==> flow/design.v <==
module reuleaux(input logic clk, input logic rst_n, input logic [2:0] colour,
                input logic [7:0] centre_x, input logic [6:0] centre_y, input logic [7:0] diameter,
                input logic start, output logic done,
                output logic [7:0] vga_x, output logic [6:0] vga_y,
                output logic [2:0] vga_colour, output logic vga_plot);
     logic [7:0] offset_y;
     logic load_offset_y;
     logic reset_offset_y;
     logic [7:0] offset_x;
     logic load_offset_x;
     logic reset_offset_x;
     logic signed [9:0] crit;
     logic load_crit_a;
     logic load_crit_b;
     logic reset_crit;
     logic [7:0] c_x3;                                       
     assign c_x3 = centre_x;
     logic [6:0] c_y3;                                       
     logic [50:0] c_y3_temp;
     assign c_y3_temp = (centre_y - ((diameter * 30'b100010011010011010101001111101) / 30'b111011100110101100101000000000));
    logic [50:0] c_y3_temp_2;
    assign c_y3_temp_2 = c_y3_temp[50] ? -c_y3_temp : c_y3_temp;
     assign c_y3 = c_y3_temp_2[6:0];
     logic [7:0] c_x1;                                       
     assign c_x1 = (centre_x + diameter/8'b00000010);
     logic [6:0] c_y1;                                       
     logic [50:0] c_y1_temp; 
     assign c_y1_temp = (centre_y + ((diameter * 30'b010001001101001101010100111110) / 30'b111011100110101100101000000000));
     assign c_y1 = c_y1_temp[6:0];
     logic [7:0] c_x2;                                       
     logic [50:0] c_x2_temp;
     logic [50:0] c_x2_temp_2;
     assign c_x2_temp = (centre_x - diameter/8'b00000010);
     assign c_x2_temp_2 = c_x2_temp[50] ? -c_x2_temp : c_x2_temp;
     assign c_x2 = c_x2_temp_2[7:0];
     logic [6:0] c_y2;                                       
     logic [50:0] c_y2_temp;
     assign c_y2_temp = (centre_y + ((diameter * 30'b010001001101001101010100111110) / 30'b111011100110101100101000000000));
     assign c_y2 = c_y2_temp[6:0];
     register_r_offset_y rroy(clk, start, offset_y, load_offset_y, reset_offset_y);
     register_r_offset_x rrox(clk, start, offset_x, load_offset_x, diameter, reset_offset_x);
     register_r_crit rrc(clk, start, crit, load_crit_a, load_crit_b, offset_y, offset_x, diameter, reset_crit);
     logic [5:0] state;
     statemachine_mooremachine_r smr(clk, start, offset_y, offset_x, crit, state);
     statemachine_combinational_r scr(state, offset_y, offset_x, colour,
                                       load_offset_y, load_offset_x, 
                                       load_crit_a, load_crit_b,
                                        vga_x, vga_y, vga_colour, vga_plot, done,
                                        c_x1, c_y1,
                                        c_x2, c_y2,
                                        c_x3, c_y3,
                                        reset_crit,
                                        reset_offset_x,
                                        reset_offset_y, c_y3_temp, c_x2_temp);
endmodule
module register_r_offset_y(input logic clk, input logic start,              
            output logic [7:0] offset_y, input logic load_offset_y, input logic reset_offset_y);
            always_ff @(posedge clk) begin
            if (start == 1'b0 || reset_offset_y == 1'b1)
                offset_y <= 8'b00000000;
            else if (load_offset_y == 1'b1)
                offset_y <= offset_y + 8'b00000001;
            else
                offset_y <= offset_y;
        end
endmodule
module register_r_offset_x(input logic clk, input logic start,              
            output logic [7:0] offset_x, input logic load_offset_x, input logic [7:0] diameter,
            input logic reset_offset_x);
            always_ff @(posedge clk) begin
            if (start == 1'b0 || reset_offset_x == 1'b1)
                offset_x <= diameter;
            else if (load_offset_x == 1'b1)
                offset_x <= offset_x - 8'b00000001;
            else
                offset_x <= offset_x;
        end
endmodule
module register_r_crit(input logic clk, 
                                input logic start, 
                                output logic [9:0] crit, 
                                input logic load_crit_a, 
                                input logic load_crit_b, 
                                input logic [7:0] offset_y, 
                                input logic [7:0] offset_x,
                                input logic [7:0] diameter,
                                input logic reset_crit);
          always_ff @(posedge clk) begin
            if (start == 1'b0 || reset_crit == 1'b1)
                crit <= (8'b00000001 - diameter);
            else if (load_crit_a == 1'b1)
                crit <= (crit + 8'b00000010 * offset_y + 1);
            else if (load_crit_b == 1'b1)
                crit <= (crit + 8'b00000010 * (offset_y - offset_x) + 8'b00000001);
            else
                crit <= crit;
        end        
endmodule
module statemachine_mooremachine_r(input logic clk, input logic start, 
                                   input logic [7:0] offset_y, input logic [7:0] offset_x, 
                                   input logic [9:0] crit, 
                                   output logic [5:0] state);
    logic [5:0] present_state;
    always @(posedge clk) begin
        if (start == 1'b0) begin  
            present_state = 6'b000000;
        end else begin
            case(present_state)
             6'b000000: present_state = 6'b000001;
             6'b000001: if (offset_y <= offset_x)
                            present_state = 6'b000010;
                            else
                            present_state = 6'b101100;
             6'b000010: present_state = 6'b000011;
             6'b000011: present_state = 6'b000100;
             6'b000100: present_state = 6'b000101;
             6'b000101: present_state = 6'b000110;
             6'b000110: present_state = 6'b000111;
             6'b000111: present_state = 6'b001000;
             6'b001000: present_state = 6'b001001;
             6'b001001: present_state = 6'b001010;
             6'b001010: present_state = 6'b001011;
             6'b001011: if (crit[9] == 1'b1)
                            present_state = 6'b001100;
                            else
                            present_state = 6'b001101;
             6'b001100: present_state = 6'b000001;
             6'b001101: present_state = 6'b001110;
             6'b001110: present_state = 6'b000001;
             6'b101100: present_state = 6'b001111;
             6'b001111: if (offset_y <= offset_x)
                            present_state = 6'b010000;
                            else
                            present_state = 6'b101101;
             6'b010000: present_state = 6'b010001;
             6'b010001: present_state = 6'b010010;
             6'b010010: present_state = 6'b010011;
             6'b010011: present_state = 6'b010100;
             6'b010100: present_state = 6'b010101;
             6'b010101: present_state = 6'b010110;
             6'b010110: present_state = 6'b010111;
             6'b010111: present_state = 6'b011000;
             6'b011000: present_state = 6'b011001;
             6'b011001: if (crit[9] == 1'b1)
                            present_state = 6'b011010;
                            else
                            present_state = 6'b011011;
             6'b011010: present_state = 6'b001111;
             6'b011011: present_state = 6'b011100;
             6'b011100: present_state = 6'b001111;
             6'b101101: present_state = 6'b011101;
             6'b011101: if (offset_y <= offset_x)
                            present_state = 6'b011110;
                            else
                            present_state = 6'b101011;
             6'b011110: present_state = 6'b011111;
             6'b011111: present_state = 6'b100000;
             6'b100000: present_state = 6'b100001;
             6'b100001: present_state = 6'b100010;
             6'b100010: present_state = 6'b100011;
             6'b100011: present_state = 6'b100100;
             6'b100100: present_state = 6'b100101;
             6'b100101: present_state = 6'b100110;
             6'b100110: present_state = 6'b100111;
             6'b100111: if (crit[9] == 1'b1)
                            present_state = 6'b101000;
                            else
                            present_state = 6'b101001;
             6'b101000: present_state = 6'b011101;
             6'b101001: present_state = 6'b101010;
             6'b101010: present_state = 6'b011101;
             6'b101011: present_state = 6'b101011;
            default: present_state = 4'bxxxx;
            endcase
        end
        state = present_state;
    end
endmodule
module statemachine_combinational_r(input logic [5:0] state, 
                                    input logic [7:0] offset_y, 
                                    input logic [7:0] offset_x,
                                    input logic [2:0] colour,
                                    output logic load_offset_y, 
                                    output logic load_offset_x, 
                                    output logic load_crit_a,
                                    output logic load_crit_b,
                                    output logic [7:0] vga_x, 
                                    output logic [6:0] vga_y, 
                                    output logic [2:0] vga_colour, 
                                    output logic vga_plot, 
                                    output logic done,
                                    input logic [7:0] c_x1, input logic [6:0] c_y1,
                                    input logic [7:0] c_x2, input logic [6:0] c_y2,
                                    input logic [7:0] c_x3, input logic [6:0] c_y3,
                                    output logic reset_crit,
                                    output logic reset_offset_x,
                                    output logic reset_offset_y,
                                    input logic [50:0] c_y3_temp,
                                    input logic [50:0] c_x2_temp);
     always @(state or offset_y or offset_x or c_x1 or c_y1 or 
                                               c_x2 or c_y2 or 
                                               c_x3 or c_y3 or colour or c_y3_temp or c_x2_temp) begin
        case(state)
        6'b000000: begin
                load_offset_y <=    1'b0;
                load_offset_x <=    1'b0;
                load_crit_a <=      1'b0;
                load_crit_b <=      1'b0;
                vga_x <=            8'b00000000;
                vga_y <=            7'b0000000;
                vga_colour <=       3'b000;
                vga_plot <=         1'b0;
                reset_crit <=       1'b0;
                reset_offset_x <=   1'b0;
                reset_offset_y <=   1'b0;
                done <= 1'b0;
            end
            6'b000001: begin
                load_offset_y <=    1'b0;
                load_offset_x <=    1'b0;
                load_crit_a <=      1'b0;
                load_crit_b <=      1'b0;
                vga_x <=            8'b00000000;
                vga_y <=            7'b0000000;
                vga_colour <=       3'b000;
                vga_plot <=         1'b0; 
                reset_crit <=       1'b0;
                reset_offset_x <=   1'b0;
                reset_offset_y <=   1'b0;
                done <= 1'b0;
            end
            6'b000010: begin
                load_offset_y <=    1'b0;
                load_offset_x <=    1'b0;
                load_crit_a <=      1'b0;
                load_crit_b <=      1'b0;
                if (c_y3_temp[50] == 1'b1) begin
                    vga_x <=            c_x3 + offset_x;
                    vga_y <=            c_y3 + offset_y - (2 * c_y3);
                    if ((c_x3 + offset_x) > 159 || (c_y3 + offset_y - (2 * c_y3)) > 119) begin
                        vga_colour <=       colour;
                        vga_plot <=         1'b0; 
                    end else if ((c_y3 + offset_y - (2 * c_y3)) <= c_y1 ) begin
                        vga_colour <=       colour;
                        vga_plot <=         1'b0; 
                    end
                    else begin
                        vga_colour <=       colour;
                        vga_plot <=         1'b1; 
                    end
                end else begin
                    vga_x <=            c_x3 + offset_x;
                    vga_y <=            c_y3 + offset_y;
                    if ((c_x3 + offset_x) > 159 || (c_y3 + offset_y) > 119) begin
                        vga_colour <=       colour;
                        vga_plot <=         1'b0; 
                    end else if ((c_y3 + offset_y) <= c_y1) begin
                        vga_colour <=       colour;
                        vga_plot <=         1'b0; 
                    end
                    else begin
                        vga_colour <=       colour;
                        vga_plot <=         1'b1; 
                    end
                end
                reset_crit <=       1'b0;
                reset_offset_x <=   1'b0;
                reset_offset_y <=   1'b0;
                done <= 1'b0;
            end
            6'b000011: begin
                load_offset_y <=    1'b0;
                load_offset_x <=    1'b0;
                load_crit_a <=      1'b0;
                load_crit_b <=      1'b0;
                if (c_y3_temp[50] == 1'b1) begin
                    vga_x <=            c_x3 + offset_y;
                    vga_y <=            c_y3 + offset_x[6:0] - (2 * c_y3);
                    if ((c_x3 + offset_y) > 159 || (c_y3 + offset_x - (2 * c_y3)) > 119) begin
                        vga_colour <=       colour;
                        vga_plot <=         1'b0; 
                    end else if ((c_y3 + offset_x - (2 * c_y3)) <= c_y1) begin
                        vga_colour <=       colour;
                        vga_plot <=         1'b0; 
                    end
                    else begin
                        vga_colour <=       colour;
                        vga_plot <=         1'b1; 
                    end
                end else begin
                    vga_x <=            c_x3 + offset_y;
                    vga_y <=            c_y3 + offset_x[6:0];
                    if ((c_x3 + offset_y) > 159 || (c_y3 + offset_x) > 119) begin
                        vga_colour <=       colour;
                        vga_plot <=         1'b0; 
                    end else if ((c_y3 + offset_x) <= c_y1) begin
                        vga_colour <=       colour;
                        vga_plot <=         1'b0; 
                    end
                    else begin
                        vga_colour <=       colour;
                        vga_plot <=         1'b1; 
                    end
                end
                reset_crit <=       1'b0;
                reset_offset_x <=   1'b0;
                reset_offset_y <=   1'b0;
                done <= 1'b0;
            end
            6'b000100: begin
                load_offset_y <=    1'b0;
                load_offset_x <=    1'b0;
                load_crit_a <=      1'b0;
                load_crit_b <=      1'b0;
                if (c_y3_temp[50] == 1'b1) begin
                    vga_x <=            c_x3 - offset_x;
                    vga_y <=            c_y3 + offset_y - (2 * c_y3);
                    if ((c_x3 - offset_x) > 159 || (c_y3 + offset_y - (2 * c_y3)) > 119) begin
                        vga_colour <=       colour;
                        vga_plot <=         1'b0; 
                    end else if ((c_y3 + offset_y - (2 * c_y3)) <= c_y1) begin
                        vga_colour <=       colour;
                        vga_plot <=         1'b0; 
                    end
                    else begin
                        vga_colour <=       colour;
                        vga_plot <=         1'b1; 
                    end 
                    end else begin
                    vga_x <=            c_x3 - offset_x;
                    vga_y <=            c_y3 + offset_y;
                    if ((c_x3 - offset_x) > 159 || (c_y3 + offset_y) > 119) begin
                        vga_colour <=       colour;
                        vga_plot <=         1'b0; 
                    end else if ((c_y3 + offset_y) <= c_y1) begin
                        vga_colour <=       colour;
                        vga_plot <=         1'b0; 
                    end
                    else begin
                        vga_colour <=       colour;
                        vga_plot <=         1'b1; 
                    end 
                end
                reset_crit <=       1'b0;
                reset_offset_x <=   1'b0;
                reset_offset_y <=   1'b0;
                done <= 1'b0;
            end
            6'b000101: begin
                load_offset_y <=    1'b0;
                load_offset_x <=    1'b0;
                load_crit_a <=      1'b0;
                load_crit_b <=      1'b0;
                if (c_y3_temp[50] == 1'b1) begin
                    vga_x <=            c_x3 - offset_y;
                    vga_y <=            c_y3 + offset_x[6:0] - (2 * c_y3);
                    if ((c_x3 - offset_y) > 159 || (c_y3 + offset_x - (2 * c_y3)) > 119) begin
                        vga_colour <=       colour;
                        vga_plot <=         1'b0; 
                    end else if ((c_y3 + offset_x - (2 * c_y3)) <= c_y1) begin
                        vga_colour <=       colour;
                        vga_plot <=         1'b0; 
                    end
                    else begin
                        vga_colour <=       colour;
                        vga_plot <=         1'b1; 
                end 
                end else begin
                    vga_x <=            c_x3 - offset_y;
                    vga_y <=            c_y3 + offset_x[6:0];
                    if ((c_x3 - offset_y) > 159 || (c_y3 + offset_x) > 119) begin
                        vga_colour <=       colour;
                        vga_plot <=         1'b0; 
                    end else if ((c_y3 + offset_x) <= c_y1) begin
                        vga_colour <=       colour;
                        vga_plot <=         1'b0; 
                    end
                    else begin
                        vga_colour <=       colour;
                        vga_plot <=         1'b1; 
                end 
                end
                reset_crit <=       1'b0;
                reset_offset_x <=   1'b0;
                reset_offset_y <=   1'b0;
                done <= 1'b0;
            end
            6'b000110: begin
                load_offset_y <=    1'b0;
                load_offset_x <=    1'b0;
                load_crit_a <=      1'b0;
                load_crit_b <=      1'b0; 
                if (c_y3_temp[50] == 1'b1) begin
                    vga_x <=            c_x3 - offset_x;
                    vga_y <=            c_y3 - offset_y - (2 * c_y3);
                    if ((c_x3 - offset_x) > 159 || (c_y3 - offset_y - (2 * c_y3)) > 119) begin
                        vga_colour <=       colour;
                        vga_plot <=         1'b0; 
                    end else if ((c_y3 - offset_y - (2 * c_y3)) <= c_y1) begin
                        vga_colour <=       colour;
                        vga_plot <=         1'b0; 
                    end
                    else begin
                        vga_colour <=       colour;
                    vga_plot <=         1'b1; 
                end
                end else begin
                    vga_x <=            c_x3 - offset_x;
                    vga_y <=            c_y3 - offset_y;
                    if ((c_x3 - offset_x) > 159 || (c_y3 - offset_y) > 119) begin
                        vga_colour <=       colour;
                        vga_plot <=         1'b0; 
                    end else if ((c_y3 - offset_y) <= c_y1) begin
                        vga_colour <=       colour;
                        vga_plot <=         1'b0; 
                    end
                    else begin
                        vga_colour <=       colour;
                    vga_plot <=         1'b1; 
                end
                end
                reset_crit <=       1'b0;
                reset_offset_x <=   1'b0;
                reset_offset_y <=   1'b0;
                done <= 1'b0;
            end
            6'b000111: begin
                load_offset_y <=    1'b0;
                load_offset_x <=    1'b0;
                load_crit_a <=      1'b0;
                load_crit_b <=      1'b0;
                if (c_y3_temp[50] == 1'b1) begin
                    vga_x <=            c_x3 - offset_y;
                    vga_y <=            c_y3 - offset_x[6:0] - (2 * c_y3);
                    if ((c_x3 - offset_y) > 159 || (c_y3 - offset_x - (2 * c_y3)) > 119) begin
                        vga_colour <=       colour;
                        vga_plot <=         1'b0; 
                    end else if ((c_y3 - offset_x - (2 * c_y3)) <= c_y1) begin
                        vga_colour <=       colour;
                        vga_plot <=         1'b0; 
                    end
                    else begin
                        vga_colour <=       colour;
                        vga_plot <=         1'b1; 
                end
                end else begin
                    vga_x <=            c_x3 - offset_y;
                    vga_y <=            c_y3 - offset_x[6:0];
                    if ((c_x3 - offset_y) > 159 || (c_y3 - offset_x) > 119) begin
                        vga_colour <=       colour;
                        vga_plot <=         1'b0; 
                    end else if ((c_y3 - offset_x) <= c_y1) begin
                        vga_colour <=       colour;
                        vga_plot <=         1'b0; 
                    end
                    else begin
                        vga_colour <=       colour;
                        vga_plot <=         1'b1; 
                end
                end
                reset_crit <=       1'b0;
                reset_offset_x <=   1'b0;
                reset_offset_y <=   1'b0;
                done <= 1'b0;
            end
            6'b001000: begin
                load_offset_y <=    1'b0;
                load_offset_x <=    1'b0;
                load_crit_a <=      1'b0;
                load_crit_b <=      1'b0;
                if (c_y3_temp[50] == 1'b1) begin
                    vga_x <=            c_x3 + offset_x;
                    vga_y <=            c_y3 - offset_y - (2 * c_y3);
                    if ((c_x3 + offset_x) > 159 || (c_y3 - offset_y - (2 * c_y3)) > 119) begin
                        vga_colour <=       colour;
                        vga_plot <=         1'b0; 
                    end else if ((c_y3 - offset_y - (2 * c_y3)) <= c_y1) begin
                        vga_colour <=       colour;
                        vga_plot <=         1'b0; 
                    end
                    else begin
                        vga_colour <=       colour;
                        vga_plot <=         1'b1; 
                    end
                end else begin
                    vga_x <=            c_x3 + offset_x;
                    vga_y <=            c_y3 - offset_y;
                    if ((c_x3 + offset_x) > 159 || (c_y3 - offset_y) > 119) begin
                        vga_colour <=       colour;
                        vga_plot <=         1'b0; 
                    end else if ((c_y3 - offset_y) <= c_y1) begin
                        vga_colour <=       colour;
                        vga_plot <=         1'b0; 
                    end
                    else begin
                        vga_colour <=       colour;
                        vga_plot <=         1'b1; 
                    end
                end
                reset_crit <=       1'b0;
                reset_offset_x <=   1'b0;
                reset_offset_y <=   1'b0;
                done <= 1'b0;
            end
            6'b001001: begin
                load_offset_y <=    1'b0;
                load_offset_x <=    1'b0;
                load_crit_a <=      1'b0;
                load_crit_b <=      1'b0;
                if (c_y3_temp[50] == 1'b1) begin
                    vga_x <=            c_x3 + offset_y;
                    vga_y <=            c_y3 - offset_x[6:0] - (2 * c_y3);
                    if ((c_x3 + offset_y) > 159 || (c_y3 - offset_x - (2 * c_y3)) > 119) begin
                        vga_colour <=       colour;
                        vga_plot <=         1'b0; 
                    end else if ((c_y3 - offset_x - (2 * c_y3)) <= c_y1) begin
                        vga_colour <=       colour;
                        vga_plot <=         1'b0; 
                    end
                    else begin
                        vga_colour <=       colour;
                        vga_plot <=         1'b1; 
                    end  
                end else begin
                    vga_x <=            c_x3 + offset_y;
                    vga_y <=            c_y3 - offset_x[6:0];
                    if ((c_x3 + offset_y) > 159 || (c_y3 - offset_x) > 119) begin
                        vga_colour <=       colour;
                        vga_plot <=         1'b0; 
                    end else if ((c_y3 - offset_x) <= c_y1) begin
                        vga_colour <=       colour;
                        vga_plot <=         1'b0; 
                    end
                    else begin
                        vga_colour <=       colour;
                        vga_plot <=         1'b1; 
                    end 
                end
                reset_crit <=       1'b0;
                reset_offset_x <=   1'b0;
                reset_offset_y <=   1'b0;
                done <= 1'b0;
            end
            6'b001010: begin
                load_offset_y <=    1'b1;
                load_offset_x <=    1'b0;
                load_crit_a <=      1'b0;
                load_crit_b <=      1'b0;
                vga_x <=            8'b00000000;
                vga_y <=            7'b0000000;
                vga_colour <=       3'b000;
                vga_plot <=         1'b0; 
                reset_crit <=       1'b0;
                reset_offset_x <=   1'b0;
                reset_offset_y <=   1'b0;
                done <= 1'b0;
            end
            6'b001011: begin
                load_offset_y <=    1'b0;
                load_offset_x <=    1'b0;
                load_crit_a <=      1'b0;
                load_crit_b <=      1'b0;
                vga_x <=            8'b00000000;
                vga_y <=            7'b0000000;
                vga_colour <=       3'b000;
                vga_plot <=         1'b0; 
                reset_crit <=       1'b0;
                reset_offset_x <=   1'b0;
                reset_offset_y <=   1'b0;
                done <= 1'b0;
            end
            6'b001100: begin
                load_offset_y <=    1'b0;
                load_offset_x <=    1'b0;
                load_crit_a <=      1'b1;
                load_crit_b <=      1'b0;
                vga_x <=            8'b00000000;
                vga_y <=            7'b0000000;
                vga_colour <=       3'b000;
                vga_plot <=         1'b0; 
                reset_crit <=       1'b0;
                reset_offset_x <=   1'b0;
                reset_offset_y <=   1'b0;
                done <= 1'b0;
            end
            6'b001101: begin
                load_offset_y <=    1'b0;
                load_offset_x <=    1'b1;
                load_crit_a <=      1'b0;
                load_crit_b <=      1'b0;
                vga_x <=            8'b00000000;
                vga_y <=            7'b0000000;
                vga_colour <=       3'b000;
                vga_plot <=         1'b0; 
                reset_crit <=       1'b0;
                reset_offset_x <=   1'b0;
                reset_offset_y <=   1'b0;
                done <= 1'b0;
            end
            6'b001110: begin
                load_offset_y <=    1'b0;
                load_offset_x <=    1'b0;
                load_crit_a <=      1'b0;
                load_crit_b <=      1'b1;
                vga_x <=            8'b00000000;
                vga_y <=            7'b0000000;
                vga_colour <=       3'b000;
                vga_plot <=         1'b0; 
                reset_crit <=       1'b0;
                reset_offset_x <=   1'b0;
                reset_offset_y <=   1'b0;
                done <= 1'b0;
            end
            6'b101100: begin
                load_offset_y <=    1'b0;
                load_offset_x <=    1'b0;
                load_crit_a <=      1'b0;
                load_crit_b <=      1'b0;
                vga_x <=            8'b00000000;
                vga_y <=            7'b0000000;
                vga_colour <=       3'b000;
                vga_plot <=         1'b0; 
                reset_crit <=       1'b1;
                reset_offset_x <=   1'b1;
                reset_offset_y <=   1'b1;
                done <= 1'b0;
            end
            6'b001111: begin
                load_offset_y <=    1'b0;
                load_offset_x <=    1'b0;
                load_crit_a <=      1'b0;
                load_crit_b <=      1'b0;
                vga_x <=            8'b00000000;
                vga_y <=            7'b0000000;
                vga_colour <=       3'b000;
                vga_plot <=         1'b0; 
                reset_crit <=       1'b0;
                reset_offset_x <=   1'b0;
                reset_offset_y <=   1'b0;
                done <= 1'b0;
            end
            6'b010000: begin
                load_offset_y <=    1'b0;
                load_offset_x <=    1'b0;
                load_crit_a <=      1'b0;
                load_crit_b <=      1'b0;
                vga_x <=            c_x1 + offset_x;
                vga_y <=            c_y1 + offset_y;
                if ((c_x1 + offset_x) > 159 || (c_y1 + offset_y) > 119) begin
                    vga_colour <=       colour;
                    vga_plot <=         1'b0; 
                end else if ((c_x1 + offset_x) > c_x3) begin
                    vga_colour <=       colour;
                    vga_plot <=         1'b0; 
                end else if ((c_y1 + offset_y) > c_y1) begin
                    vga_colour <=       colour;
                    vga_plot <=         1'b0; 
                end
                else begin
                    vga_colour <=       colour;
                    vga_plot <=         1'b1; 
                end
                reset_crit <=       1'b0;
                reset_offset_x <=   1'b0;
                reset_offset_y <=   1'b0;
                done <= 1'b0;
            end
            6'b010001: begin
                load_offset_y <=    1'b0;
                load_offset_x <=    1'b0;
                load_crit_a <=      1'b0;
                load_crit_b <=      1'b0;
                vga_x <=            c_x1 + offset_y;
                vga_y <=            c_y1 + offset_x;
                if ((c_x1 + offset_y) > 159 || (c_y1 + offset_x) > 119) begin
                    vga_colour <=       colour;
                    vga_plot <=         1'b0; 
                end else if ((c_x1 + offset_y) > c_x3) begin
                    vga_colour <=       colour;
                    vga_plot <=         1'b0; 
                end else if ((c_y1 + offset_x) > c_y1) begin
                    vga_colour <=       colour;
                    vga_plot <=         1'b0; 
                end
                else begin
                    vga_colour <=       colour;
                    vga_plot <=         1'b1; 
                end
                reset_crit <=       1'b0;
                reset_offset_x <=   1'b0;
                reset_offset_y <=   1'b0;
                done <= 1'b0;
            end
            6'b010010: begin
                load_offset_y <=    1'b0;
                load_offset_x <=    1'b0;
                load_crit_a <=      1'b0;
                load_crit_b <=      1'b0;
                vga_x <=            c_x1 - offset_x;
                vga_y <=            c_y1 + offset_y;
                if ((c_x1 - offset_x) > 159 || (c_y1 + offset_y) > 119) begin
                    vga_colour <=       colour;
                    vga_plot <=         1'b0; 
                end else if ((c_x1 - offset_x) > c_x3) begin
                    vga_colour <=       colour;
                    vga_plot <=         1'b0; 
                end else if ((c_y1 + offset_y) > c_y1) begin
                    vga_colour <=       colour;
                    vga_plot <=         1'b0; 
                end
                else begin
                    vga_colour <=       colour;
                    vga_plot <=         1'b1; 
                end 
                reset_crit <=       1'b0;
                reset_offset_x <=   1'b0;
                reset_offset_y <=   1'b0;
                done <= 1'b0;
            end
            6'b010011: begin
                load_offset_y <=    1'b0;
                load_offset_x <=    1'b0;
                load_crit_a <=      1'b0;
                load_crit_b <=      1'b0;
                vga_x <=            c_x1 - offset_y;
                vga_y <=            c_y1 + offset_x;
                if ((c_x1 - offset_y) > 159 || (c_y1 + offset_x) > 119) begin
                    vga_colour <=       colour;
                    vga_plot <=         1'b0; 
                end else if ((c_x1 - offset_y) > c_x3) begin
                    vga_colour <=       colour;
                    vga_plot <=         1'b0; 
                end else if ((c_y1 + offset_x) > c_y1) begin
                    vga_colour <=       colour;
                    vga_plot <=         1'b0; 
                end
                else begin
                    vga_colour <=       colour;
                    vga_plot <=         1'b1; 
                end 
                reset_crit <=       1'b0;
                reset_offset_x <=   1'b0;
                reset_offset_y <=   1'b0;
                done <= 1'b0;
            end
            6'b010100: begin
                load_offset_y <=    1'b0;
                load_offset_x <=    1'b0;
                load_crit_a <=      1'b0;
                load_crit_b <=      1'b0;
                vga_x <=            c_x1 - offset_x;
                vga_y <=            c_y1 - offset_y;
                if ((c_x1 - offset_x) > 159 || (c_y1 - offset_y) > 119) begin
                    vga_colour <=       colour;
                    vga_plot <=         1'b0; 
                end else if ((c_x1 - offset_x) > c_x3) begin
                    vga_colour <=       colour;
                    vga_plot <=         1'b0; 
                end else if ((c_y1 - offset_y) > c_y1) begin
                    vga_colour <=       colour;
                    vga_plot <=         1'b0; 
                end
                else begin
                    vga_colour <=       colour;
                    vga_plot <=         1'b1; 
                end 
                reset_crit <=       1'b0;
                reset_offset_x <=   1'b0;
                reset_offset_y <=   1'b0;
                done <= 1'b0;
            end
            6'b010101: begin
                load_offset_y <=    1'b0;
                load_offset_x <=    1'b0;
                load_crit_a <=      1'b0;
                load_crit_b <=      1'b0;
                vga_x <=            c_x1 - offset_y;
                vga_y <=            c_y1 - offset_x;
                if ((c_x1 - offset_y) > 159 || (c_y1 - offset_x) > 119) begin
                    vga_colour <=       colour;
                    vga_plot <=         1'b0; 
                end else if ((c_x1 - offset_y) > c_x3) begin
                    vga_colour <=       colour;
                    vga_plot <=         1'b0; 
                end else if ((c_y1 - offset_x) > c_y1) begin
                    vga_colour <=       colour;
                    vga_plot <=         1'b0; 
                end
                else begin
                    vga_colour <=       colour;
                    vga_plot <=         1'b1; 
                end
                reset_crit <=       1'b0;
                reset_offset_x <=   1'b0;
                reset_offset_y <=   1'b0;
                done <= 1'b0;
            end
            6'b010110: begin
                load_offset_y <=    1'b0;
                load_offset_x <=    1'b0;
                load_crit_a <=      1'b0;
                load_crit_b <=      1'b0;
                vga_x <=            c_x1 + offset_x;
                vga_y <=            c_y1 - offset_y;
                if ((c_x1 + offset_x) > 159 || (c_y1 - offset_y) > 119) begin
                    vga_colour <=       colour;
                    vga_plot <=         1'b0; 
                end else if ((c_x1 + offset_x) > c_x3) begin
                    vga_colour <=       colour;
                    vga_plot <=         1'b0; 
                end else if ((c_y1 - offset_y) > c_y1) begin
                    vga_colour <=       colour;
                    vga_plot <=         1'b0; 
                end
                else begin
                    vga_colour <=       colour;
                    vga_plot <=         1'b1; 
                end
                reset_crit <=       1'b0;
                reset_offset_x <=   1'b0;
                reset_offset_y <=   1'b0;
                done <= 1'b0;
            end
            6'b010111: begin
                load_offset_y <=    1'b0;
                load_offset_x <=    1'b0;
                load_crit_a <=      1'b0;
                load_crit_b <=      1'b0;
                vga_x <=            c_x1 + offset_y;
                vga_y <=            c_y1 - offset_x;
                if ((c_x1 + offset_y) > 159 || (c_y1 - offset_x) > 119) begin
                    vga_colour <=       colour;
                    vga_plot <=         1'b0; 
                end else if ((c_x1 + offset_y) > c_x3) begin
                    vga_colour <=       colour;
                    vga_plot <=         1'b0; 
                end else if ((c_y1 - offset_x) > c_y1) begin
                    vga_colour <=       colour;
                    vga_plot <=         1'b0; 
                end
                else begin
                    vga_colour <=       colour;
                    vga_plot <=         1'b1; 
                end 
                reset_crit <=       1'b0;
                reset_offset_x <=   1'b0;
                reset_offset_y <=   1'b0;
                done <= 1'b0;
            end
            6'b011000: begin
                load_offset_y <=    1'b1;
                load_offset_x <=    1'b0;
                load_crit_a <=      1'b0;
                load_crit_b <=      1'b0;
                vga_x <=            8'b00000000;
                vga_y <=            7'b0000000;
                vga_colour <=       3'b000;
                vga_plot <=         1'b0; 
                reset_crit <=       1'b0;
                reset_offset_x <=   1'b0;
                reset_offset_y <=   1'b0;
                done <= 1'b0;
            end
            6'b011001: begin
                load_offset_y <=    1'b0;
                load_offset_x <=    1'b0;
                load_crit_a <=      1'b0;
                load_crit_b <=      1'b0;
                vga_x <=            8'b00000000;
                vga_y <=            7'b0000000;
                vga_colour <=       3'b000;
                vga_plot <=         1'b0; 
                reset_crit <=       1'b0;
                reset_offset_x <=   1'b0;
                reset_offset_y <=   1'b0;
                done <= 1'b0;
            end
            6'b011010: begin
                load_offset_y <=    1'b0;
                load_offset_x <=    1'b0;
                load_crit_a <=      1'b1;
                load_crit_b <=      1'b0;
                vga_x <=            8'b00000000;
                vga_y <=            7'b0000000;
                vga_colour <=       3'b000;
                vga_plot <=         1'b0; 
                reset_crit <=       1'b0;
                reset_offset_x <=   1'b0;
                reset_offset_y <=   1'b0;
                done <= 1'b0;
            end
            6'b011011: begin
                load_offset_y <=    1'b0;
                load_offset_x <=    1'b1;
                load_crit_a <=      1'b0;
                load_crit_b <=      1'b0;
                vga_x <=            8'b00000000;
                vga_y <=            7'b0000000;
                vga_colour <=       3'b000;
                vga_plot <=         1'b0; 
                reset_crit <=       1'b0;
                reset_offset_x <=   1'b0;
                reset_offset_y <=   1'b0;
                done <= 1'b0;
            end
            6'b011100: begin
                load_offset_y <=    1'b0;
                load_offset_x <=    1'b0;
                load_crit_a <=      1'b0;
                load_crit_b <=      1'b1;
                vga_x <=            8'b00000000;
                vga_y <=            7'b0000000;
                vga_colour <=       3'b000;
                vga_plot <=         1'b0; 
                reset_crit <=       1'b0;
                reset_offset_x <=   1'b0;
                reset_offset_y <=   1'b0;
                done <= 1'b0;
            end
            6'b101101: begin
                load_offset_y <=    1'b0;
                load_offset_x <=    1'b0;
                load_crit_a <=      1'b0;
                load_crit_b <=      1'b0;
                vga_x <=            8'b00000000;
                vga_y <=            7'b0000000;
                vga_colour <=       3'b000;
                vga_plot <=         1'b0; 
                reset_crit <=       1'b1;
                reset_offset_x <=   1'b1;
                reset_offset_y <=   1'b1;
                done <= 1'b0;
            end
            6'b011101: begin
                load_offset_y <=    1'b0;
                load_offset_x <=    1'b0;
                load_crit_a <=      1'b0;
                load_crit_b <=      1'b0;
                vga_x <=            8'b00000000;
                vga_y <=            7'b0000000;
                vga_colour <=       3'b000;
                vga_plot <=         1'b0; 
                reset_crit <=       1'b0;
                reset_offset_x <=   1'b0;
                reset_offset_y <=   1'b0;
                done <= 1'b0;
            end
            6'b011110: begin
                load_offset_y <=    1'b0;
                load_offset_x <=    1'b0;
                load_crit_a <=      1'b0;
                load_crit_b <=      1'b0;
                if (c_x2_temp[50] == 1'b1) begin
                    vga_x <=            c_x2 + offset_x - (2 * c_x2);
                    vga_y <=            c_y2 + offset_y;
                    if ((c_x2 + offset_x - (2 * c_x2)) > 159 || (c_y2 + offset_y) > 119) begin
                        vga_colour <=       colour;
                        vga_plot <=         1'b0; 
                    end else if ((c_x2 + offset_x - (2 * c_x2)) < c_x3) begin
                        vga_colour <=       colour;
                        vga_plot <=         1'b0; 
                    end else if ((c_y2 + offset_y) > c_y1) begin
                        vga_colour <=       colour;
                        vga_plot <=         1'b0; 
                    end
                    else begin
                        vga_colour <=       colour;
                        vga_plot <=         1'b1; 
                    end
                end else begin
                    vga_x <=            c_x2 + offset_x;
                    vga_y <=            c_y2 + offset_y;
                    if ((c_x2 + offset_x) > 159 || (c_y2 + offset_y) > 119) begin
                        vga_colour <=       colour;
                        vga_plot <=         1'b0; 
                    end else if ((c_x2 + offset_x) < c_x3) begin
                        vga_colour <=       colour;
                        vga_plot <=         1'b0; 
                    end else if ((c_y2 + offset_y) > c_y1) begin
                        vga_colour <=       colour;
                        vga_plot <=         1'b0; 
                    end
                    else begin
                        vga_colour <=       colour;
                        vga_plot <=         1'b1; 
                    end
                end
                reset_crit <=       1'b0;
                reset_offset_x <=   1'b0;
                reset_offset_y <=   1'b0;
                done <= 1'b0;
            end
            6'b011111: begin
                load_offset_y <=    1'b0;
                load_offset_x <=    1'b0;
                load_crit_a <=      1'b0;
                load_crit_b <=      1'b0;
                if (c_x2_temp[50] == 1'b1) begin
                    vga_x <=            c_x2 + offset_y - (2 * c_x2);
                    vga_y <=            c_y2 + offset_x;
                    if ((c_x2 + offset_y - (2 * c_x2)) > 159 || (c_y2 + offset_x) > 119) begin
                        vga_colour <=       colour;
                        vga_plot <=         1'b0; 
                    end else if ((c_x2 + offset_y - (2 * c_x2)) < c_x3) begin
                        vga_colour <=       colour;
                        vga_plot <=         1'b0; 
                    end else if ((c_y2 + offset_x) > c_y1) begin
                        vga_colour <=       colour;
                        vga_plot <=         1'b0; 
                    end
                    else begin
                        vga_colour <=       colour;
                        vga_plot <=         1'b1; 
                    end
                end else begin
                    vga_x <=            c_x2 + offset_y;
                    vga_y <=            c_y2 + offset_x;
                    if ((c_x2 + offset_y) > 159 || (c_y2 + offset_x) > 119) begin
                        vga_colour <=       colour;
                        vga_plot <=         1'b0; 
                    end else if ((c_x2 + offset_y) < c_x3) begin
                        vga_colour <=       colour;
                        vga_plot <=         1'b0; 
                    end else if ((c_y2 + offset_x) > c_y1) begin
                        vga_colour <=       colour;
                        vga_plot <=         1'b0; 
                    end
                    else begin
                        vga_colour <=       colour;
                        vga_plot <=         1'b1; 
                    end
                end
                reset_crit <=       1'b0;
                reset_offset_x <=   1'b0;
                reset_offset_y <=   1'b0;
                done <= 1'b0;
            end
            6'b100000: begin
                load_offset_y <=    1'b0;
                load_offset_x <=    1'b0;
                load_crit_a <=      1'b0;
                load_crit_b <=      1'b0;
                if (c_x2_temp[50] == 1'b1) begin
                    vga_x <=            c_x2 - offset_x - (2 * c_x2);
                    vga_y <=            c_y2 + offset_y;
                    if ((c_x2 - offset_x - (2 * c_x2)) > 159 || (c_y2 + offset_y) > 119) begin
                        vga_colour <=       colour;
                        vga_plot <=         1'b0; 
                    end else if ((c_x2 - offset_x - (2 * c_x2)) < c_x3) begin
                        vga_colour <=       colour;
                        vga_plot <=         1'b0; 
                    end else if ((c_y2 + offset_y) > c_y1) begin
                        vga_colour <=       colour;
                        vga_plot <=         1'b0; 
                    end
                    else begin
                        vga_colour <=       colour;
                        vga_plot <=         1'b1; 
                    end 
                end else begin
                    vga_x <=            c_x2 - offset_x;
                    vga_y <=            c_y2 + offset_y;
                    if ((c_x2 - offset_x) > 159 || (c_y2 + offset_y) > 119) begin
                        vga_colour <=       colour;
                        vga_plot <=         1'b0; 
                    end else if ((c_x2 - offset_x) < c_x3) begin
                        vga_colour <=       colour;
                        vga_plot <=         1'b0; 
                    end else if ((c_y2 + offset_y) > c_y1) begin
                        vga_colour <=       colour;
                        vga_plot <=         1'b0; 
                    end
                    else begin
                        vga_colour <=       colour;
                        vga_plot <=         1'b1; 
                    end 
                end
                reset_crit <=       1'b0;
                reset_offset_x <=   1'b0;
                reset_offset_y <=   1'b0;
                done <= 1'b0;
            end
            6'b100001: begin
                load_offset_y <=    1'b0;
                load_offset_x <=    1'b0;
                load_crit_a <=      1'b0;
                load_crit_b <=      1'b0;
                if (c_x2_temp[50] == 1'b1) begin
                    vga_x <=            c_x2 - offset_y - (2 * c_x2);
                    vga_y <=            c_y2 + offset_x;
                    if ((c_x2 - offset_y - (2 * c_x2)) > 159 || (c_y2 + offset_x) > 119) begin
                        vga_colour <=       colour;
                        vga_plot <=         1'b0; 
                    end else if ((c_x2 - offset_y - (2 * c_x2)) < c_x3) begin
                        vga_colour <=       colour;
                        vga_plot <=         1'b0; 
                    end else if ((c_y2 + offset_x) > c_y1) begin
                        vga_colour <=       colour;
                        vga_plot <=         1'b0; 
                    end
                    else begin
                        vga_colour <=       colour;
                        vga_plot <=         1'b1; 
                    end
                end else begin
                    vga_x <=            c_x2 - offset_y;
                    vga_y <=            c_y2 + offset_x;
                    if ((c_x2 - offset_y) > 159 || (c_y2 + offset_x) > 119) begin
                        vga_colour <=       colour;
                        vga_plot <=         1'b0; 
                    end else if ((c_x2 - offset_y) < c_x3) begin
                        vga_colour <=       colour;
                        vga_plot <=         1'b0; 
                    end else if ((c_y2 + offset_x) > c_y1) begin
                        vga_colour <=       colour;
                        vga_plot <=         1'b0; 
                    end
                    else begin
                        vga_colour <=       colour;
                        vga_plot <=         1'b1; 
                    end 
                end
                reset_crit <=       1'b0;
                reset_offset_x <=   1'b0;
                reset_offset_y <=   1'b0;
                done <= 1'b0;
            end
            6'b100010: begin
                load_offset_y <=    1'b0;
                load_offset_x <=    1'b0;
                load_crit_a <=      1'b0;
                load_crit_b <=      1'b0;
                if (c_x2_temp[50] == 1'b1) begin
                    vga_x <=            c_x2 - offset_x - (2 * c_x2);
                    vga_y <=            c_y2 - offset_y;
                    if ((c_x2 - offset_x - (2 * c_x2)) > 159 || (c_y2 - offset_y) > 119) begin
                        vga_colour <=       colour;
                        vga_plot <=         1'b0; 
                    end else if ((c_x2 - offset_x - (2 * c_x2)) < c_x3) begin
                        vga_colour <=       colour;
                        vga_plot <=         1'b0; 
                    end else if ((c_y2 - offset_y) > c_y1) begin
                        vga_colour <=       colour;
                        vga_plot <=         1'b0; 
                    end
                    else begin
                        vga_colour <=       colour;
                        vga_plot <=         1'b1; 
                    end 
                end else begin
                    vga_x <=            c_x2 - offset_x;
                    vga_y <=            c_y2 - offset_y;
                    if ((c_x2 - offset_x) > 159 || (c_y2 - offset_y) > 119) begin
                        vga_colour <=       colour;
                        vga_plot <=         1'b0; 
                    end else if ((c_x2 - offset_x) < c_x3) begin
                        vga_colour <=       colour;
                        vga_plot <=         1'b0; 
                    end else if ((c_y2 - offset_y) > c_y1) begin
                        vga_colour <=       colour;
                        vga_plot <=         1'b0; 
                    end
                    else begin
                        vga_colour <=       colour;
                        vga_plot <=         1'b1; 
                    end 
                end
                reset_crit <=       1'b0;
                reset_offset_x <=   1'b0;
                reset_offset_y <=   1'b0;
                done <= 1'b0;
            end
            6'b100011: begin
                load_offset_y <=    1'b0;
                load_offset_x <=    1'b0;
                load_crit_a <=      1'b0;
                load_crit_b <=      1'b0;
                if (c_x2_temp[50] == 1'b1) begin
                    vga_x <=            c_x2 - offset_y - (2 * c_x2);
                    vga_y <=            c_y2 - offset_x;
                    if ((c_x2 - offset_y - (2 * c_x2)) > 159 || (c_y2 - offset_x) > 119) begin
                        vga_colour <=       colour;
                        vga_plot <=         1'b0; 
                    end else if ((c_x2 - offset_y - (2 * c_x2)) < c_x3) begin
                        vga_colour <=       colour;
                        vga_plot <=         1'b0; 
                    end else if ((c_y2 - offset_x) > c_y1) begin
                        vga_colour <=       colour;
                        vga_plot <=         1'b0; 
                    end
                    else begin
                        vga_colour <=       colour;
                        vga_plot <=         1'b1; 
                    end
                end else begin
                    vga_x <=            c_x2 - offset_y;
                    vga_y <=            c_y2 - offset_x;
                    if ((c_x2 - offset_y) > 159 || (c_y2 - offset_x) > 119) begin
                        vga_colour <=       colour;
                        vga_plot <=         1'b0; 
                    end else if ((c_x2 - offset_y) < c_x3) begin
                        vga_colour <=       colour;
                        vga_plot <=         1'b0; 
                    end else if ((c_y2 - offset_x) > c_y1) begin
                        vga_colour <=       colour;
                        vga_plot <=         1'b0; 
                    end
                    else begin
                        vga_colour <=       colour;
                        vga_plot <=         1'b1; 
                    end
                end
                reset_crit <=       1'b0;
                reset_offset_x <=   1'b0;
                reset_offset_y <=   1'b0;
                done <= 1'b0;
            end
            6'b100100: begin
                load_offset_y <=    1'b0;
                load_offset_x <=    1'b0;
                load_crit_a <=      1'b0;
                load_crit_b <=      1'b0;
                if (c_x2_temp[50] == 1'b1) begin
                    vga_x <=            c_x2 + offset_x - (2 * c_x2);
                    vga_y <=            c_y2 - offset_y;
                    if ((c_x2 + offset_x - (2 * c_x2)) > 159 || (c_y2 - offset_y) > 119) begin
                        vga_colour <=       colour;
                        vga_plot <=         1'b0; 
                    end else if ((c_x2 + offset_x - (2 * c_x2)) < c_x3) begin
                        vga_colour <=       colour;
                        vga_plot <=         1'b0; 
                    end else if ((c_y2 - offset_y) > c_y1) begin
                        vga_colour <=       colour;
                        vga_plot <=         1'b0; 
                    end
                    else begin
                        vga_colour <=       colour;
                        vga_plot <=         1'b1; 
                    end
                end else begin
                    vga_x <=            c_x2 + offset_x;
                    vga_y <=            c_y2 - offset_y;
                    if ((c_x2 + offset_x) > 159 || (c_y2 - offset_y) > 119) begin
                        vga_colour <=       colour;
                        vga_plot <=         1'b0; 
                    end else if ((c_x2 + offset_x) < c_x3) begin
                        vga_colour <=       colour;
                        vga_plot <=         1'b0; 
                    end else if ((c_y2 - offset_y) > c_y1) begin
                        vga_colour <=       colour;
                        vga_plot <=         1'b0; 
                    end
                    else begin
                        vga_colour <=       colour;
                        vga_plot <=         1'b1; 
                    end
                end
                reset_crit <=       1'b0;
                reset_offset_x <=   1'b0;
                reset_offset_y <=   1'b0;
                done <= 1'b0;
            end
            6'b100101: begin
                load_offset_y <=    1'b0;
                load_offset_x <=    1'b0;
                load_crit_a <=      1'b0;
                load_crit_b <=      1'b0;
                if (c_x2_temp[50] == 1'b1) begin
                    vga_x <=            c_x2 + offset_y - (2 * c_x2);
                    vga_y <=            c_y2 - offset_x;
                    if ((c_x2 + offset_y - (2 * c_x2)) > 159 || (c_y2 - offset_x) > 119) begin
                        vga_colour <=       colour;
                        vga_plot <=         1'b0; 
                    end else if ((c_x2 + offset_y - (2 * c_x2)) < c_x3) begin
                        vga_colour <=       colour;
                        vga_plot <=         1'b0; 
                    end else if ((c_y2 - offset_x) > c_y1) begin
                        vga_colour <=       colour;
                        vga_plot <=         1'b0; 
                    end
                    else begin
                        vga_colour <=       colour;
                        vga_plot <=         1'b1; 
                    end 
                end else begin
                    vga_x <=            c_x2 + offset_y;
                    vga_y <=            c_y2 - offset_x;
                    if ((c_x2 + offset_y) > 159 || (c_y2 - offset_x) > 119) begin
                        vga_colour <=       colour;
                        vga_plot <=         1'b0; 
                    end else if ((c_x2 + offset_y) < c_x3) begin
                        vga_colour <=       colour;
                        vga_plot <=         1'b0; 
                    end else if ((c_y2 - offset_x) > c_y1) begin
                        vga_colour <=       colour;
                        vga_plot <=         1'b0; 
                    end
                    else begin
                        vga_colour <=       colour;
                        vga_plot <=         1'b1; 
                    end 
                end
                reset_crit <=       1'b0;
                reset_offset_x <=   1'b0;
                reset_offset_y <=   1'b0;
                done <= 1'b0;
            end
            6'b100110: begin
                load_offset_y <=    1'b1;
                load_offset_x <=    1'b0;
                load_crit_a <=      1'b0;
                load_crit_b <=      1'b0;
                vga_x <=            8'b00000000;
                vga_y <=            7'b0000000;
                vga_colour <=       3'b000;
                vga_plot <=         1'b0; 
                reset_crit <=       1'b0;
                reset_offset_x <=   1'b0;
                reset_offset_y <=   1'b0;
                done <= 1'b0;
            end
            6'b100111: begin
                load_offset_y <=    1'b0;
                load_offset_x <=    1'b0;
                load_crit_a <=      1'b0;
                load_crit_b <=      1'b0;
                vga_x <=            8'b00000000;
                vga_y <=            7'b0000000;
                vga_colour <=       3'b000;
                vga_plot <=         1'b0; 
                reset_crit <=       1'b0;
                reset_offset_x <=   1'b0;
                reset_offset_y <=   1'b0;
                done <= 1'b0;
            end
            6'b101000: begin
                load_offset_y <=    1'b0;
                load_offset_x <=    1'b0;
                load_crit_a <=      1'b1;
                load_crit_b <=      1'b0;
                vga_x <=            8'b00000000;
                vga_y <=            7'b0000000;
                vga_colour <=       3'b000;
                vga_plot <=         1'b0; 
                reset_crit <=       1'b0;
                reset_offset_x <=   1'b0;
                reset_offset_y <=   1'b0;
                done <= 1'b0;
            end
            6'b101001: begin
                load_offset_y <=    1'b0;
                load_offset_x <=    1'b1;
                load_crit_a <=      1'b0;
                load_crit_b <=      1'b0;
                vga_x <=            8'b00000000;
                vga_y <=            7'b0000000;
                vga_colour <=       3'b000;
                vga_plot <=         1'b0; 
                reset_crit <=       1'b0;
                reset_offset_x <=   1'b0;
                reset_offset_y <=   1'b0;
                done <= 1'b0;
            end
            6'b101010: begin
                load_offset_y <=    1'b0;
                load_offset_x <=    1'b0;
                load_crit_a <=      1'b0;
                load_crit_b <=      1'b1;
                vga_x <=            8'b00000000;
                vga_y <=            7'b0000000;
                vga_colour <=       3'b000;
                vga_plot <=         1'b0; 
                reset_crit <=       1'b0;
                reset_offset_x <=   1'b0;
                reset_offset_y <=   1'b0;
                done <= 1'b0;
            end
            6'b101011: begin
                load_offset_y <=    1'b0;
                load_offset_x <=    1'b0;
                load_crit_a <=      1'b0;
                load_crit_b <=      1'b0;
                vga_x <=            8'b00000000;
                vga_y <=            7'b0000000;
                vga_colour <=       3'b000;
                vga_plot <=         1'b0; 
                reset_crit <=       1'b0;
                reset_offset_x <=   1'b0;
                reset_offset_y <=   1'b0;
                done <= 1'b1;
            end
            default: begin
                load_offset_y <=    1'bx;
                load_offset_x <=    1'bx;
                load_crit_a <=      1'bx;
                load_crit_b <=      1'bx;
                vga_x <=            8'bxxxxxxxx;
                vga_y <=            7'bxxxxxxx;
                vga_colour <=       3'bxxx;
                vga_plot <=         1'bx; 
                reset_crit <=       1'bx;
                reset_offset_x <=   1'bx;
                reset_offset_y <=   1'bx;
                done <= 1'bx;
            end
        endcase
    end
endmodule
Reports on reuleaux:

Tool output for the design above, in the order of the flow.
Lines are those of the file above, counted from 1.
Operators: Yosys type, input widths -> output width; for muxes data width and select width s.
Cell names lack the library's common part.
Not given: -

* top: reuleaux
* clock port: clk
* standard-cell library: sky130hd
* corner: tt_025C_1v80

Word-level counts:

Yosys after proc, flatten, opt, wreduce and memory -nomap, before mapping. Memory bits, and registers merged into a memory's read port (data or address), are not among the register bits. Print and check cells are not counted.

* bitwise operators: 1
* eq/ne operators: 45
* $lt $le $gt $ge: 53
* $mul: 2
* reduce/logical cells: 80
* add/subtract/negate cells: 68
* div/mod/pow operators: 2
* muxes and demuxes: 124

Operators by type and width (number)
* $div 51x30->51 const B: 2
* $gt 32x8->1 const B: 16
* $gt 32x7->1 const B: 10
* $mul 8x30->38 const B: 1
* $mul 8x28->36 const B: 1
* $pmux 6 s40: 1
* $reduce_or 43->1: 4
* $le 32x7->1: 4
* $lt 32x8->1: 4
* $sub 32x9->32: 4
* $pmux 8 s13: 1
* $eq 6x5->1 const B: 16
* $mux 1: 95
* $eq 6x6->1 const B: 14
* $sub 32x8->32: 2
* $sub 8x8->9: 7
* $pmux 7 s9: 1
* $mux 8: 7
* $add 8x8->9: 6
* $sub 7x51->51: 1
* $eq 6x4->1 const B: 8
* $add 8x8->8: 6
* $sub 8x8->8: 6
* $reduce_or 45->1: 1
* $reduce_or 44->1: 1
* $logic_or 1x1->1: 41
* $add 7x8->9: 4
* $sub 7x8->9: 4

Not listed: further kinds 39, cells in them 107.

* flip-flop bits (word level): 32
* bits of input ports: 29
* output and inout bits: 20
* elaborated cells: 379

Logic depth:

Yosys ltp: most cells in a row. Word level: on the elaborated netlist, between registers, memories and ports. Mapped: between sequential cells and ports; inverters and the memories' decode and read muxes count.

* depth in word-level cells: 12
* ABC_AREA: 0
* gate-level depth with buffers: 102
* gate-level depth less buffers: 91

Mapped cells and area:

The flow's flattened synthesis, as Yosys stat reports it; memories are mapped. The netlist is that of the ABC_AREA named above (0 if unset); the other value can give another one.

* flip-flops: 32
* chip area (Yosys): 35634.2 µm²
* cell count: 4946

Cell types
* ha_1: number 590, total area 7382.08 µm²
* xnor2_1: number 311, total area 2.72E+03 µm²
* a21oi_1: number 423, total area 2117.03 µm²
* fa_1: number 100, total area 2001.92 µm²
* nor2_1: number 516, total area 1.94E+03 µm²
* xor2_1: number 178, total area 1.56E+03 µm²
* o21ai_0: number 300, total area 1501.44 µm²
* inv_1: number 339, total area 1272.47 µm²
* nand2_1: number 320, total area 1.2E+03 µm²
* a21o_1: number 142, total area 1.07E+03 µm²
* nand3_1: number 121, total area 605.581 µm²
* nand2b_1: number 91, total area 569.296 µm²
* edfxtp_1: number 18, total area 540.518 µm²
* nor3_1: number 105, total area 525.504 µm²
* nor2b_1: number 80, total area 500.48 µm²
* o21bai_1: number 61, total area 457.939 µm²
* nand4_1: number 73, total area 456.688 µm²
* mux2i_1: number 40, total area 400.384 µm²

Other cell types: 116; their cells: 1138.
By module: a second synthesis without flattening, with its own total; a netlist apart from the flattened one above.

* cells (unflattened synthesis): 6127
* area total of the unflattened synthesis: 44011.0 µm²

Each row is one instance without its submodules.

By module
* reuleaux: times used 1, area 21280.4 µm², sequential area 0.0 µm², cells 3139
* statemachine_combinational_r: times used 1, area 19437.4 µm², sequential area 0.0 µm², cells 2584
* register_r_crit: times used 1, area 1634.1 µm², sequential area 300.3 µm², cells 193
* statemachine_mooremachine_r: times used 1, area 860.8 µm², sequential area 120.1 µm², cells 128
* register_r_offset_x: times used 1, area 459.2 µm², sequential area 240.2 µm², cells 45
* register_r_offset_y: times used 1, area 339.1 µm², sequential area 160.2 µm², cells 38

Worst setup path after synthesis:

Source: OpenSTA report_checks on the synthesized netlist (no wires, ideal clock, input and output delay 20% of the period each), path of least setup slack; recovery checks are left aside. Register names are those of the netlist, which keeps one name where synthesis merged equal registers.

* path kind: input-to-output
* from: input port diameter[5]
* to: output port vga_plot
* external input delay: 8000 ps
* external output delay: 8000 ps
* setup slack: 3492 ps
* delay of the path: 20508 ps
* arrival time: 28508 ps
* buffers on the path: 5
* period: 40000 ps
* stages on the path: 87
* synthesis period reached: 36508 ps

"delay of the path" is the arrival time less input delay plus setup time.
At an output port there is no setup time.
"stages on the path": output pins that drive a net of the path, with the launching flip-flop's if there is one; two outputs of one cell count as two.
"synthesis period reached" = period - worst setup slack (recovery checks aside). The figure is calculated, with input and output delays left at 20% of the set period.
The rows between start and end are the longest chain of elaborated cells between them; the timing report does not say that the signal goes this way. Where chains are equally long, one stands for them.
Each line given opens the expression or statement behind the cell; cells for indexed reads and writes are added by Yosys, which also makes memories of some case tables.

* cells stage by stage: fa_1 -> xor2_1 -> ha_1 -> fa_1 -> inv_1 -> fa_1 -> inv_1 -> ha_1 -> buf_2 -> a21o_1 -> a2111o_1 -> a21oi_2 -> xnor2_1 -> o211ai_2 -> a211o_2 -> a22o_2 -> buf_6 -> o21ai_4 -> [... 51 more ...] -> nand2b_1 -> xor2_1 -> ha_1 -> a21oi_1 -> o21ai_0 -> a21o_1 -> a21o_1 -> or3_1 -> ha_1 -> or4_1 -> nor4_1 -> o2111ai_1 -> a41oi_1 -> nand4_1 -> or3_1 -> a21oi_1 -> nor4_1 -> nand3_1
* length of the longest elaborated chain: 12
* elaborated cells on any way between the ends: 233
* classes of those cells: add/sub: 46; mul: 2; div: 2; compare: 48; mux: 95; reduce/logical: 40

RTL lines, path post-synthesis
* from (decl): RTL line 2 `input logic [7:0] centre_x, input logic [6:0] centre_y, input logic [7:0] diameter,`
* $mul 8x30->38: RTL line 20 `assign c_y3_temp = (centre_y - ((diameter * 30'b100010011010011010101001111101) / 30'b111011100110101100101000 ...`
* $div 51x30->51: RTL line 20
* $sub 7x51->51: RTL line 20
* $neg 7->7: RTL line 22 `assign c_y3_temp_2 = c_y3_temp[50] ? -c_y3_temp : c_y3_temp;`
* $mux 7: RTL line 22
* $sub 7x8->9: RTL line 516 `end else if ((c_y3 - offset_x - (2 * c_y3)) <= c_y1) begin`
* $sub 32x8->32: RTL line 516
* $le 32x7->1: RTL line 516
* $mux 1: RTL line 516
* $mux 1: RTL line 513 `if ((c_x3 + offset_y) > 159 || (c_y3 - offset_x - (2 * c_y3)) > 119) begin`
* $mux 1: RTL line 510 `if (c_y3_temp[50] == 1'b1) begin`
* $pmux 1 s25: RTL line 203 `case(state)`
* to (decl): RTL line 5 `output logic [2:0] vga_colour, output logic vga_plot);`

Worst path after layout:

Path of least setup slack in the final report of job 2 (OpenROAD, finished layout, wires in). Where an end is a register, its clock arrival counts in the times.
The report prints the path's times to 10 ps; the period is as set.

* path kind: input-to-output
* from: input port diameter[6]
* to: output port vga_plot
* arrival time: 26460 ps
* buffers on the path: 12
* external input delay: 6140 ps
* external output delay: 6140 ps
* stages on the path: 95
* setup slack: -1900 ps
* period: 30700 ps

The rows between start and end are the longest chain of elaborated cells between them; the timing report does not say that the signal goes this way. Where chains are equally long, one stands for them.

* cells stage by stage: buf_12 -> fa_2 -> inv_1 -> fa_2 -> fa_1 -> xor2_1 -> ha_1 -> ha_4 -> buf_12 -> a21oi_4 -> o211ai_1 -> a311oi_2 -> o211ai_1 -> buf_4 -> xnor2_4 -> a2111o_1 -> a22oi_2 -> a21oi_4 -> [... 59 more ...] -> xor2_2 -> ha_1 -> inv_2 -> o21ai_2 -> a21o_1 -> a21o_1 -> or3_1 -> ha_1 -> or4_1 -> nor4_2 -> o2111ai_1 -> a41oi_1 -> nand4_1 -> or3_4 -> a21oi_2 -> nor4_1 -> nand3_2 -> buf_6
* length of the longest elaborated chain: 12
* elaborated cells on any way between the ends: 233
* classes of those cells: add/sub: 46; mul: 2; div: 2; compare: 48; mux: 95; reduce/logical: 40

RTL lines, path after layout
* from (decl): RTL line 2 `input logic [7:0] centre_x, input logic [6:0] centre_y, input logic [7:0] diameter,`
* $mul 8x30->38: RTL line 20 `assign c_y3_temp = (centre_y - ((diameter * 30'b100010011010011010101001111101) / 30'b111011100110101100101000 ...`
* $div 51x30->51: RTL line 20
* $sub 7x51->51: RTL line 20
* $neg 7->7: RTL line 22 `assign c_y3_temp_2 = c_y3_temp[50] ? -c_y3_temp : c_y3_temp;`
* $mux 7: RTL line 22
* $sub 7x8->9: RTL line 516 `end else if ((c_y3 - offset_x - (2 * c_y3)) <= c_y1) begin`
* $sub 32x8->32: RTL line 516
* $le 32x7->1: RTL line 516
* $mux 1: RTL line 516
* $mux 1: RTL line 513 `if ((c_x3 + offset_y) > 159 || (c_y3 - offset_x - (2 * c_y3)) > 119) begin`
* $mux 1: RTL line 510 `if (c_y3_temp[50] == 1'b1) begin`
* $pmux 1 s25: RTL line 203 `case(state)`
* to (decl): RTL line 5 `output logic [2:0] vga_colour, output logic vga_plot);`

Top module reuleaux; platform sky130hd; tools Yosys and OpenROAD; 4 stored runs in no particular order. Input and output delays are each 20% of the period that was set; the output load is 0.01 pF.
By "achieved clock period" is meant the clock period of the run minus its worst setup slack. This is arithmetic on one report: input and output delays are still those of the set period (20% each).
"worst path time": the worst setup path's part of the clock period (all of it between registers, 20% less for each end at a port) less its slack. A launch clock that arrives late makes it longer, a capture clock that arrives late makes it shorter.
"worst path time" is given in steps of 10 ps.

### Job 1

==> flow/run.sh <==
#!/bin/bash
# the make line also repeats the synthesis and layout settings of config.mk as NAME=value (left out here)
make -C /OpenROAD-flow-scripts/flow DESIGN_CONFIG=/design/flow/config.mk WORK_HOME=/design/flow/orfs CLKGATE_MAP_FILE= finish
==> flow/config.mk <==
export PLATFORM = sky130hd
export DESIGN_NAME = reuleaux
export DESIGN_NICKNAME = reuleaux
export VERILOG_FILES = /design/flow/design.v
export SDC_FILE = /design/flow/constraint.sdc
export NUM_CORES = 4
export LEC_CHECK = 0
export ABC_AREA = 1
export CAP_MARGIN = 10
export CELL_PAD_IN_SITES_DETAIL_PLACEMENT = 0
export CELL_PAD_IN_SITES_GLOBAL_PLACEMENT = 1
export CORE_ASPECT_RATIO = 0.92
export CORE_MARGIN = 2
export CORE_UTILIZATION = 72
export CTS_CLUSTER_SIZE = 98
export GPL_ROUTABILITY_DRIVEN = 0
export GPL_TIMING_DRIVEN = 1
export MIN_ROUTING_LAYER = met2
export SETUP_SLACK_MARGIN = 5.0
export SLEW_MARGIN = 0
==> flow/constraint.sdc <==
create_clock -name core_clock -period 59.9 [get_ports {clk}]
set_input_delay 11.9800 -clock core_clock [delete_from_list [all_inputs] [get_ports {clk}]]
set_output_delay 11.9800 -clock core_clock [all_outputs]
set_load 0.01 [all_outputs]

Outcome of job 1: no results, placement failed with GPL-0301

### Job 2

==> flow/run.sh <==
#!/bin/bash
# the make line also repeats the synthesis and layout settings of config.mk as NAME=value (left out here)
make -C /OpenROAD-flow-scripts/flow DESIGN_CONFIG=/design/flow/config.mk WORK_HOME=/design/flow/orfs CLKGATE_MAP_FILE= finish
==> flow/config.mk <==
export PLATFORM = sky130hd
export DESIGN_NAME = reuleaux
export DESIGN_NICKNAME = reuleaux
export VERILOG_FILES = /design/flow/design.v
export SDC_FILE = /design/flow/constraint.sdc
export NUM_CORES = 4
export LEC_CHECK = 0
export ABC_AREA = 0
export CAP_MARGIN = 15
export CELL_PAD_IN_SITES_GLOBAL_PLACEMENT = 1
export CORE_ASPECT_RATIO = 1.11
export CORE_MARGIN = 2
export CORE_UTILIZATION = 39
export CTS_CLUSTER_SIZE = 98
export GPL_ROUTABILITY_DRIVEN = 0
export GPL_TIMING_DRIVEN = 0
export PLACE_DENSITY_LB_ADDON = 0.19
export SETUP_SLACK_MARGIN = 5.0
export SLEW_MARGIN = 0
==> flow/constraint.sdc <==
create_clock -name core_clock -period 30.7 [get_ports {clk}]
set_input_delay 6.1400 -clock core_clock [delete_from_list [all_inputs] [get_ports {clk}]]
set_output_delay 6.1400 -clock core_clock [all_outputs]
set_load 0.01 [all_outputs]

Results of job 2:
- Area inside the die boundary: 93806.7 µm²
- Final utilization: 0.478
- Total negative slack on setup checks: -3483 ps
- Smallest hold slack: 823 ps
- Worst path time: 20320 ps
- Critical path kind: input-to-output
- Setup slack of the critical path: -1904 ps
- Standard-cell area of the final layout: 43236.5 µm²
- Achieved clock period: 32604 ps
- Netlist area reported by Yosys: 35634.2 µm²

### Job 3

==> flow/run.sh <==
#!/bin/bash
# the make line also repeats the synthesis and layout settings of config.mk as NAME=value (left out here)
make -C /OpenROAD-flow-scripts/flow DESIGN_CONFIG=/design/flow/config.mk WORK_HOME=/design/flow/orfs CLKGATE_MAP_FILE= finish
==> flow/config.mk <==
export PLATFORM = sky130hd
export DESIGN_NAME = reuleaux
export DESIGN_NICKNAME = reuleaux
export VERILOG_FILES = /design/flow/design.v
export SDC_FILE = /design/flow/constraint.sdc
export NUM_CORES = 4
export LEC_CHECK = 0
export CAP_MARGIN = 20
export CELL_PAD_IN_SITES_DETAIL_PLACEMENT = 1
export CORE_ASPECT_RATIO = 0.6
export CORE_MARGIN = 2
export CORE_UTILIZATION = 48
export CTS_CLUSTER_SIZE = 56
export GPL_ROUTABILITY_DRIVEN = 0
export HOLD_SLACK_MARGIN = 0.14
export MAX_ROUTING_LAYER = met5
export MIN_ROUTING_LAYER = met1
export PLACE_DENSITY_LB_ADDON = 0.12
export SLEW_MARGIN = 20
export TNS_END_PERCENT = 15
==> flow/constraint.sdc <==
create_clock -name core_clock -period 54.3 [get_ports {clk}]
set_input_delay 10.8600 -clock core_clock [delete_from_list [all_inputs] [get_ports {clk}]]
set_output_delay 10.8600 -clock core_clock [all_outputs]
set_load 0.01 [all_outputs]

Results of job 3:
- Area inside the die boundary: 76504.0 µm²
- Final utilization: 0.509
- Total negative slack on setup checks: 0 ps
- Smallest hold slack: 840 ps
- Worst path time: 27240 ps
- Critical path kind: input-to-output
- Setup slack of the critical path: 5342 ps
- Standard-cell area of the final layout: 37434.7 µm²
- Achieved clock period: 48958 ps
- Netlist area reported by Yosys: 35634.2 µm²

### Job 4

==> flow/run.sh <==
#!/bin/bash
# the make line also repeats the synthesis and layout settings of config.mk as NAME=value (left out here)
make -C /OpenROAD-flow-scripts/flow DESIGN_CONFIG=/design/flow/config.mk WORK_HOME=/design/flow/orfs CLKGATE_MAP_FILE= finish
==> flow/config.mk <==
export PLATFORM = sky130hd
export DESIGN_NAME = reuleaux
export DESIGN_NICKNAME = reuleaux
export VERILOG_FILES = /design/flow/design.v
export SDC_FILE = /design/flow/constraint.sdc
export NUM_CORES = 4
export LEC_CHECK = 0
export CAP_MARGIN = 20
export CORE_MARGIN = 2
export CORE_UTILIZATION = 40
export SLEW_MARGIN = 20
==> flow/constraint.sdc <==
create_clock -name core_clock -period 40.0 [get_ports {clk}]
set_input_delay 8.0000 -clock core_clock [delete_from_list [all_inputs] [get_ports {clk}]]
set_output_delay 8.0000 -clock core_clock [all_outputs]
set_load 0.01 [all_outputs]

Results of job 4:
- Area inside the die boundary: 91488.1 µm²
- Final utilization: 0.434
- Total negative slack on setup checks: 0 ps
- Smallest hold slack: 792 ps
- Worst path time: 22820 ps
- Critical path kind: input-to-output
- Setup slack of the critical path: 1183 ps
- Standard-cell area of the final layout: 38315.5 µm²
- Achieved clock period: 38817 ps
- Netlist area reported by Yosys: 35634.2 µm²
